==> flow/design.v <==
`timescale 1ns / 1ps
module compff2(ce,clk,x1,img1,x2,img2,y1,img3,y2,img4);
input ce,clk;
input signed [15:0] x1,img1,x2,img2;
output reg signed [15:0] y1,img3,y2,img4;
always @(posedge clk)
begin
y1 <= x1+x2;
img3 <= img1+ img2 ;
y2 <= x1-x2;
img4 <= img1 - img2;
end
endmodule
`timescale 1ns / 1ps
module compff4(ce,clk,xa1,imga1,xa2,imga2,xa3,imga3,xa4,imga4,yb1,imgb1,yb2,imgb2,yb3,imgb3,yb4,imgb4);
input ce,clk;
input signed[15:0] xa1,imga1,xa2,imga2,xa3,imga3,xa4,imga4;
output reg signed [15:0]yb1,imgb1,yb2,imgb2,yb3,imgb3,yb4,imgb4;
wire signed [15:0] yc1,imgc1,yc2,imgc2,yc3,imgc3,yc4,imgc4;
compff2 a0(ce,clk,xa1,imga1,xa3,imga3,yc1,imgc1,yc2,imgc2);
compff2 a1(ce,clk,xa2,imga2,xa4,imga4,yc3,imgc3,yc4,imgc4);
always @(posedge clk)
begin 
yb1 <= yc1 + yc3;
imgb1 <= imgc1 + imgc3;
yb2 <= yc2 + imgc4;
imgb2 <=  imgc2 - yc4 ;
yb3 <= yc1 - yc3;
imgb3 <= imgc1 - imgc3;
yb4 <= yc2 - imgc4;
imgb4 <= imgc2 +  yc4 ;
end
endmodule
`timescale 1ns / 1ps
module compff8(ce,clk,xg1,imgg1,xg2,imgg2,xg3,imgg3,xg4,imgg4,xg5,imgg5,xg6,imgg6,xg7,imgg7,xg8,imgg8,yh1,imgh1,yh2,imgh2,yh3,imgh3,yh4,imgh4,yh5,imgh5,yh6,imgh6,yh7,imgh7,yh8,imgh8);
input ce,clk;
input signed[15:0] xg1,imgg1,xg2,imgg2,xg3,imgg3,xg4,imgg4,xg5,imgg5,xg6,imgg6,xg7,imgg7,xg8,imgg8;
output reg signed[15:0] yh1,imgh1,yh2,imgh2,yh3,imgh3,yh4,imgh4,yh5,imgh5,yh6,imgh6,yh7,imgh7,yh8,imgh8;
wire signed [15:0] ya[7:0],imga[7:0];
compff4 b1(ce,clk,xg1,imgg1,xg3,imgg3,xg5,imgg5,xg7,imgg7,ya[0],imga[0],ya[1],imga[1],ya[2],imga[2],ya[3],imga[3]);
compff4 b2(ce,clk,xg2,imgg2,xg4,imgg4,xg6,imgg6,xg8,imgg8,ya[4],imga[4],ya[5],imga[5],ya[6],imga[6],ya[7],imga[7]);
function signed [15:0] m707;
input signed [15:0] s;
reg signed [31:0] p;
begin
p = s * 32'sd23167 + 32'sd16384;
m707 = p[30:15];
end
endfunction
always @(posedge clk)                
begin
yh1 <= ya[0] + ya[4]  ;
imgh1 <= imga[0] + imga[4] ;
yh2 <= ya[1]+ m707(ya[5] + imga[5]) ;
imgh2 <= imga[1]+ m707(imga[5] - ya[5]) ;
yh3 <= ya[2] + imga[6];
imgh3 <= imga[2] - ya[6];
yh4 <= ya[3] + m707(imga[7] - ya[7]);
imgh4 <= imga[3] - m707(ya[7] + imga[7]);
yh5 <= ya[0] - ya[4];
imgh5 <= imga[0] - imga[4];
yh6 <= ya[1] - m707(ya[5] + imga[5]);
imgh6 <= imga[1] + m707( ya[5] - imga[5]);
yh7 <= ya[2] - imga[6];
imgh7 <= imga[2] + ya[6];
yh8 <= ya[3] + m707(ya[7] - imga[7]);
imgh8 <= imga[3] + m707(ya[7] + imga[7]);
end
endmodule
* Tool chain data of compff8
Tool output for the design above, in the order of the flow.
Line numbers count from 1 in the design file above.
Library cell names are shortened.
A cell with - has no value.
- Top module :: compff8
- Clock port :: clk
- Library :: sky130hd
- Timing corner :: tt_025C_1v80

* Word level
Source: Yosys, flattened and elaborated. Widths are those after wreduce; folded enables and synchronous resets count as part of the registers. Registers that Yosys merges into a memory's read port (data or address) are not register bits. Print and check cells do not count. Equal cells are merged and count once.
- Add/sub/neg operators :: 60
- Multipliers :: 6
** Operators by type and width (number)
- 16-bit by 16-bit multiplier with 31-bit output with constant B :: 6
- 16-bit adder :: 28
- 16-bit subtractor :: 26
- 31-bit by 16-bit adder with 31-bit output with constant B :: 6
- Bits in registers :: 768
- Input bits :: 258
- Word-level cells :: 114

* Logic depth
Depth = most cells in a row (Yosys ltp): at word level without a register or memory, in the mapped netlist without a sequential cell, where the memories' decode and read muxes count.
- Depth after elaboration :: 4
- ABC_AREA :: 0
- Gate-level depth with buffers :: 45

* After synthesis
Source: synth_stat.txt of the flow (Yosys; design flattened, memories mapped). It holds for the ABC_AREA given above (unset counts as 0); a run with the other value may have another netlist.
** Cell types (number)
- ha_1 :: 1529
- dfxtp_1 :: 746
- fa_1 :: 730
- inv_1 :: 2118
- xnor2_1 :: 634
- a21oi_1 :: 521
- xor2_1 :: 234
- nor2_1 :: 493
- o21ai_0 :: 293
- o21bai_1 :: 142
- a21o_1 :: 125
- nor3_1 :: 178
- nor2b_1 :: 134
- nand2_1 :: 180
- and3_1 :: 97
- a2111oi_0 :: 60
- a211oi_1 :: 63
- nand3_1 :: 92
Not listed: further types 71, cells in them 825.
- Standard cells after synthesis :: 9194
- Chip area (Yosys) :: 82761.9 µm²
- Flip-flops :: 746
- Buffer cells :: 112
The figures by module come from a second, unflattened synthesis with its own total; it is not the netlist above.
- Cells (unflattened synthesis) :: 10076
- Area total of the unflattened synthesis :: 88523.7 µm²
Rows give one instance, submodules left out.
** Modules
- compff8 :: instances 1, cells 5998, area 53680.2 µm², sequential area 5004.8 µm²
- compff2 :: instances 4, cells 520, area 4416.7 µm², sequential area 1241.2 µm²
- compff4 :: instances 2, cells 999, area 8588.2 µm², sequential area 2482.4 µm²

* Path before layout
OpenSTA on the mapped netlist: ideal clock, no wires. The path of least setup slack (recovery checks aside). Input and output delay are each 20% of the period. Register names are those of the netlist, which keeps one name where synthesis merged equal registers.
- Kind :: reg2reg
- From :: reg b2.imgb2[0]
- To :: reg imgh2[15]
- Clock period :: 12.0 ns
- Library setup time :: 0.129 ns
- Arrival :: 9.684 ns
- Required time :: 11.871 ns
- Setup slack :: 2.186 ns
- Delay of the path :: 9.813 ns
- Driving pins on the path :: 40
- Buffers on the path :: 0
- Synthesis period reached :: 9.814 ns
"delay of the path" = arrival - input delay + setup time.
"driving pins on the path" counts driving pins, that of a launching flip-flop among them; a cell with two outputs on the path counts twice.
"synthesis period reached" = period - worst setup slack (recovery checks aside). The figure is calculated, with input and output delays left at 20% of the set period.
Between the ends stands the longest chain of elaborated cells between them, by number of cells; it is not shown to be the way that was timed. Of several equally long chains one is given.
A line is the first line of the expression or statement that the cell stems from. Yosys adds cells for indexed reads and writes and turns some case tables into memories.
- Cells stage by stage :: dfxtp_1 > inv_1 > ha_1 > inv_1 > fa_1 > a21o_1 > a21oi_1 > o21bai_1 > a31oi_1 > o21ai_0 > o41ai_2 > nor2_1 > o21ai_0 > nand2b_1 > xnor2_1 > fa_1 > fa_1 > inv_1 > [4 not listed] > fa_1 > inv_1 > ha_1 > nand2_1 > or4_1 > nor3b_1 > o21ai_0 > a21boi_0 > nor2_1 > xnor2_1 > ha_1 > nor4_1 > nor4_1 > o21a_1 > o21ai_0 > a21boi_0 > a211oi_1 > xnor3_1
- Length of the longest elaborated chain :: 4
- Elaborated cells between the ends (all ways) :: 4
- RTL lines with such cells :: 2
- Classes of those cells :: add/sub: 3; mul: 1
** Ends and longest elaborated chain, after synthesis
- from (decl) :: line 18 : output reg signed [15:0]yb1,imgb1,yb2,imgb2,yb3,imgb3,yb4,imgb4;
- from (assign) :: line 27 : imgb2 <=  imgc2 - yc4 ;
- 16-bit subtractor :: line 55 : imgh2 <= imga[1]+ m707(imga[5] - ya[5]) ;
- 16-bit by 16-bit multiplier with 31-bit output :: line 46 : p = s * 32'sd23167 + 32'sd16384;
- 31-bit by 16-bit adder with 31-bit output :: line 46
- 16-bit adder :: line 55
- to (assign) :: line 55
- to (decl) :: line 38 : output reg signed[15:0] yh1,imgh1,yh2,imgh2,yh3,imgh3,yh4,imgh4,yh5,imgh5,yh6,imgh6,yh7,imgh7,yh8,imgh8;

* Path in the finished layout
Path of least setup slack in the final report of run 1 (OpenROAD, finished layout, wires in). Where an end is a register, its clock arrival counts in the times.
- Kind :: reg2reg
- From :: reg (no name shown)
- To :: reg yh8[15]
- Clock period :: 6.22 ns
- Library setup time :: 0.09 ns
- Arrival :: 10.27 ns
- Required time :: 6.97 ns
- Setup slack :: -3.30 ns
- Driving pins on the path :: 43
- Buffers on the path :: 1
- Cells stage by stage :: dfxtp_4 > inv_2 > ha_4 > inv_4 > fa_2 > a21o_1 > a21oi_2 > o21bai_2 > a21oi_2 > buf_6 > o31ai_4 > a211o_1 > a21oi_2 > xnor2_2 > inv_2 > fa_1 > inv_2 > fa_1 > [7 not listed] > ha_4 > a21oi_4 > a21boi_2 > o21a_1 > nor2_2 > o21bai_2 > a21o_1 > xor2_4 > ha_4 > or3_4 > o211a_1 > o21a_1 > o21a_1 > o41a_1 > a21o_1 > a21oi_2 > xnor2_2 > xnor2_2
** Ends and longest elaborated chain, post-layout
- to (assign) :: line 66 : yh8 <= ya[3] + m707(ya[7] - imga[7]);
- to (decl) :: line 38 : output reg signed[15:0] yh1,imgh1,yh2,imgh2,yh3,imgh3,yh4,imgh4,yh5,imgh5,yh6,imgh6,yh7,imgh7,yh8,imgh8;
No chain of elaborated cells between the ends is given.

Appendix: measured runs

Measured results for compff8: 3 stored runs of the Yosys and OpenROAD flow on sky130hd. The settings differ; the order carries no meaning. The constraints put input and output delay at 20% of the set period each and load the outputs with 0.01 pF.
"period achieved" = clock period - worst setup slack. The figure is calculated, with input and output delays left at 20% of the set period.
"worst setup path time" means the part of the period allowed to the worst setup path (the constraints hold back 20% at inputs and 20% at outputs) less its slack; where the path has registers, the arrival times of their clocks count too.

* Run 1
** Files
==> flow/run.sh <==
#!/bin/bash
# the make line also repeats the synthesis and layout settings of config.mk as NAME=value (left out here)
make -C /OpenROAD-flow-scripts/flow DESIGN_CONFIG=/design/flow/config.mk WORK_HOME=/design/flow/orfs CLKGATE_MAP_FILE= finish
==> flow/config.mk <==
export PLATFORM = sky130hd
export DESIGN_NAME = compff8
export DESIGN_NICKNAME = compff8
export VERILOG_FILES = /design/flow/design.v
export SDC_FILE = /design/flow/constraint.sdc
export NUM_CORES = 4
export LEC_CHECK = 0
export CAP_MARGIN = 40
export CORE_MARGIN = 2
export CORE_UTILIZATION = 16
export CTS_CLUSTER_DIAMETER = 216
export GPL_TIMING_DRIVEN = 0
export SETUP_SLACK_MARGIN = 0.98
export SLEW_MARGIN = 15
==> flow/constraint.sdc <==
create_clock -name core_clock -period 6.22 [get_ports {clk}]
set_input_delay 1.2440 -clock core_clock [delete_from_list [all_inputs] [get_ports {clk}]]
set_output_delay 1.2440 -clock core_clock [all_outputs]
set_load 0.01 [all_outputs]
** Results
- Synthesis area :: 82,761.9 µm²
- Period achieved :: 9.518 ns
- Full die area :: 523,033.0 µm²
- Worst setup path time :: 9.52 ns
- Worst setup path type :: reg2reg
- Total negative slack :: -262.855 ns
- Utilization after layout :: 20.9%
- Standard-cell area after routing :: 107,957.0 µm²
- Setup slack of the worst path :: -3.298 ns

* Run 2
** Files
==> flow/run.sh <==
#!/bin/bash
# the make line also repeats the synthesis and layout settings of config.mk as NAME=value (left out here)
make -C /OpenROAD-flow-scripts/flow DESIGN_CONFIG=/design/flow/config.mk WORK_HOME=/design/flow/orfs CLKGATE_MAP_FILE= finish
==> flow/config.mk <==
export PLATFORM = sky130hd
export DESIGN_NAME = compff8
export DESIGN_NICKNAME = compff8
export VERILOG_FILES = /design/flow/design.v
export SDC_FILE = /design/flow/constraint.sdc
export NUM_CORES = 4
export LEC_CHECK = 0
export CAP_MARGIN = 30
export CELL_PAD_IN_SITES_DETAIL_PLACEMENT = 1
export CELL_PAD_IN_SITES_GLOBAL_PLACEMENT = 1
export CORE_ASPECT_RATIO = 0.84
export CORE_MARGIN = 7
export CORE_UTILIZATION = 40
export GPL_TIMING_DRIVEN = 0
export SLEW_MARGIN = 20
==> flow/constraint.sdc <==
create_clock -name core_clock -period 12.0 [get_ports {clk}]
set_input_delay 2.4000 -clock core_clock [delete_from_list [all_inputs] [get_ports {clk}]]
set_output_delay 2.4000 -clock core_clock [all_outputs]
set_load 0.01 [all_outputs]
** Results
- Utilization after layout :: 46.4%
- Period achieved :: 11.390 ns
- Full die area :: 219,886.0 µm²
- Synthesis area :: 82,761.9 µm²
- Worst setup path time :: 11.39 ns
- Worst setup path type :: reg2reg
- Standard-cell area after routing :: 95,218.8 µm²
- Setup slack of the worst path :: 0.610 ns
- Total negative slack :: 0.000 ns

* Run 3
** Files
==> flow/run.sh <==
#!/bin/bash
# the make line also repeats the synthesis and layout settings of config.mk as NAME=value (left out here)
make -C /OpenROAD-flow-scripts/flow DESIGN_CONFIG=/design/flow/config.mk WORK_HOME=/design/flow/orfs CLKGATE_MAP_FILE= finish
==> flow/config.mk <==
export PLATFORM = sky130hd
export DESIGN_NAME = compff8
export DESIGN_NICKNAME = compff8
export VERILOG_FILES = /design/flow/design.v
export SDC_FILE = /design/flow/constraint.sdc
export NUM_CORES = 4
export LEC_CHECK = 0
export CAP_MARGIN = 20
export CORE_MARGIN = 2
export CORE_UTILIZATION = 31
export SLEW_MARGIN = 20
==> flow/constraint.sdc <==
create_clock -name core_clock -period 11.2 [get_ports {clk}]
set_input_delay 2.2400 -clock core_clock [delete_from_list [all_inputs] [get_ports {clk}]]
set_output_delay 2.2400 -clock core_clock [all_outputs]
set_load 0.01 [all_outputs]
** Results
- Setup slack of the worst path :: 0.751 ns
- Worst setup path time :: 10.45 ns
- Worst setup path type :: reg2reg
- Full die area :: 271,123.0 µm²
- Utilization after layout :: 36.2%
- Synthesis area :: 82,761.9 µm²
- Period achieved :: 10.449 ns
- Total negative slack :: 0.000 ns
- Standard-cell area after routing :: 96,115.9 µm²
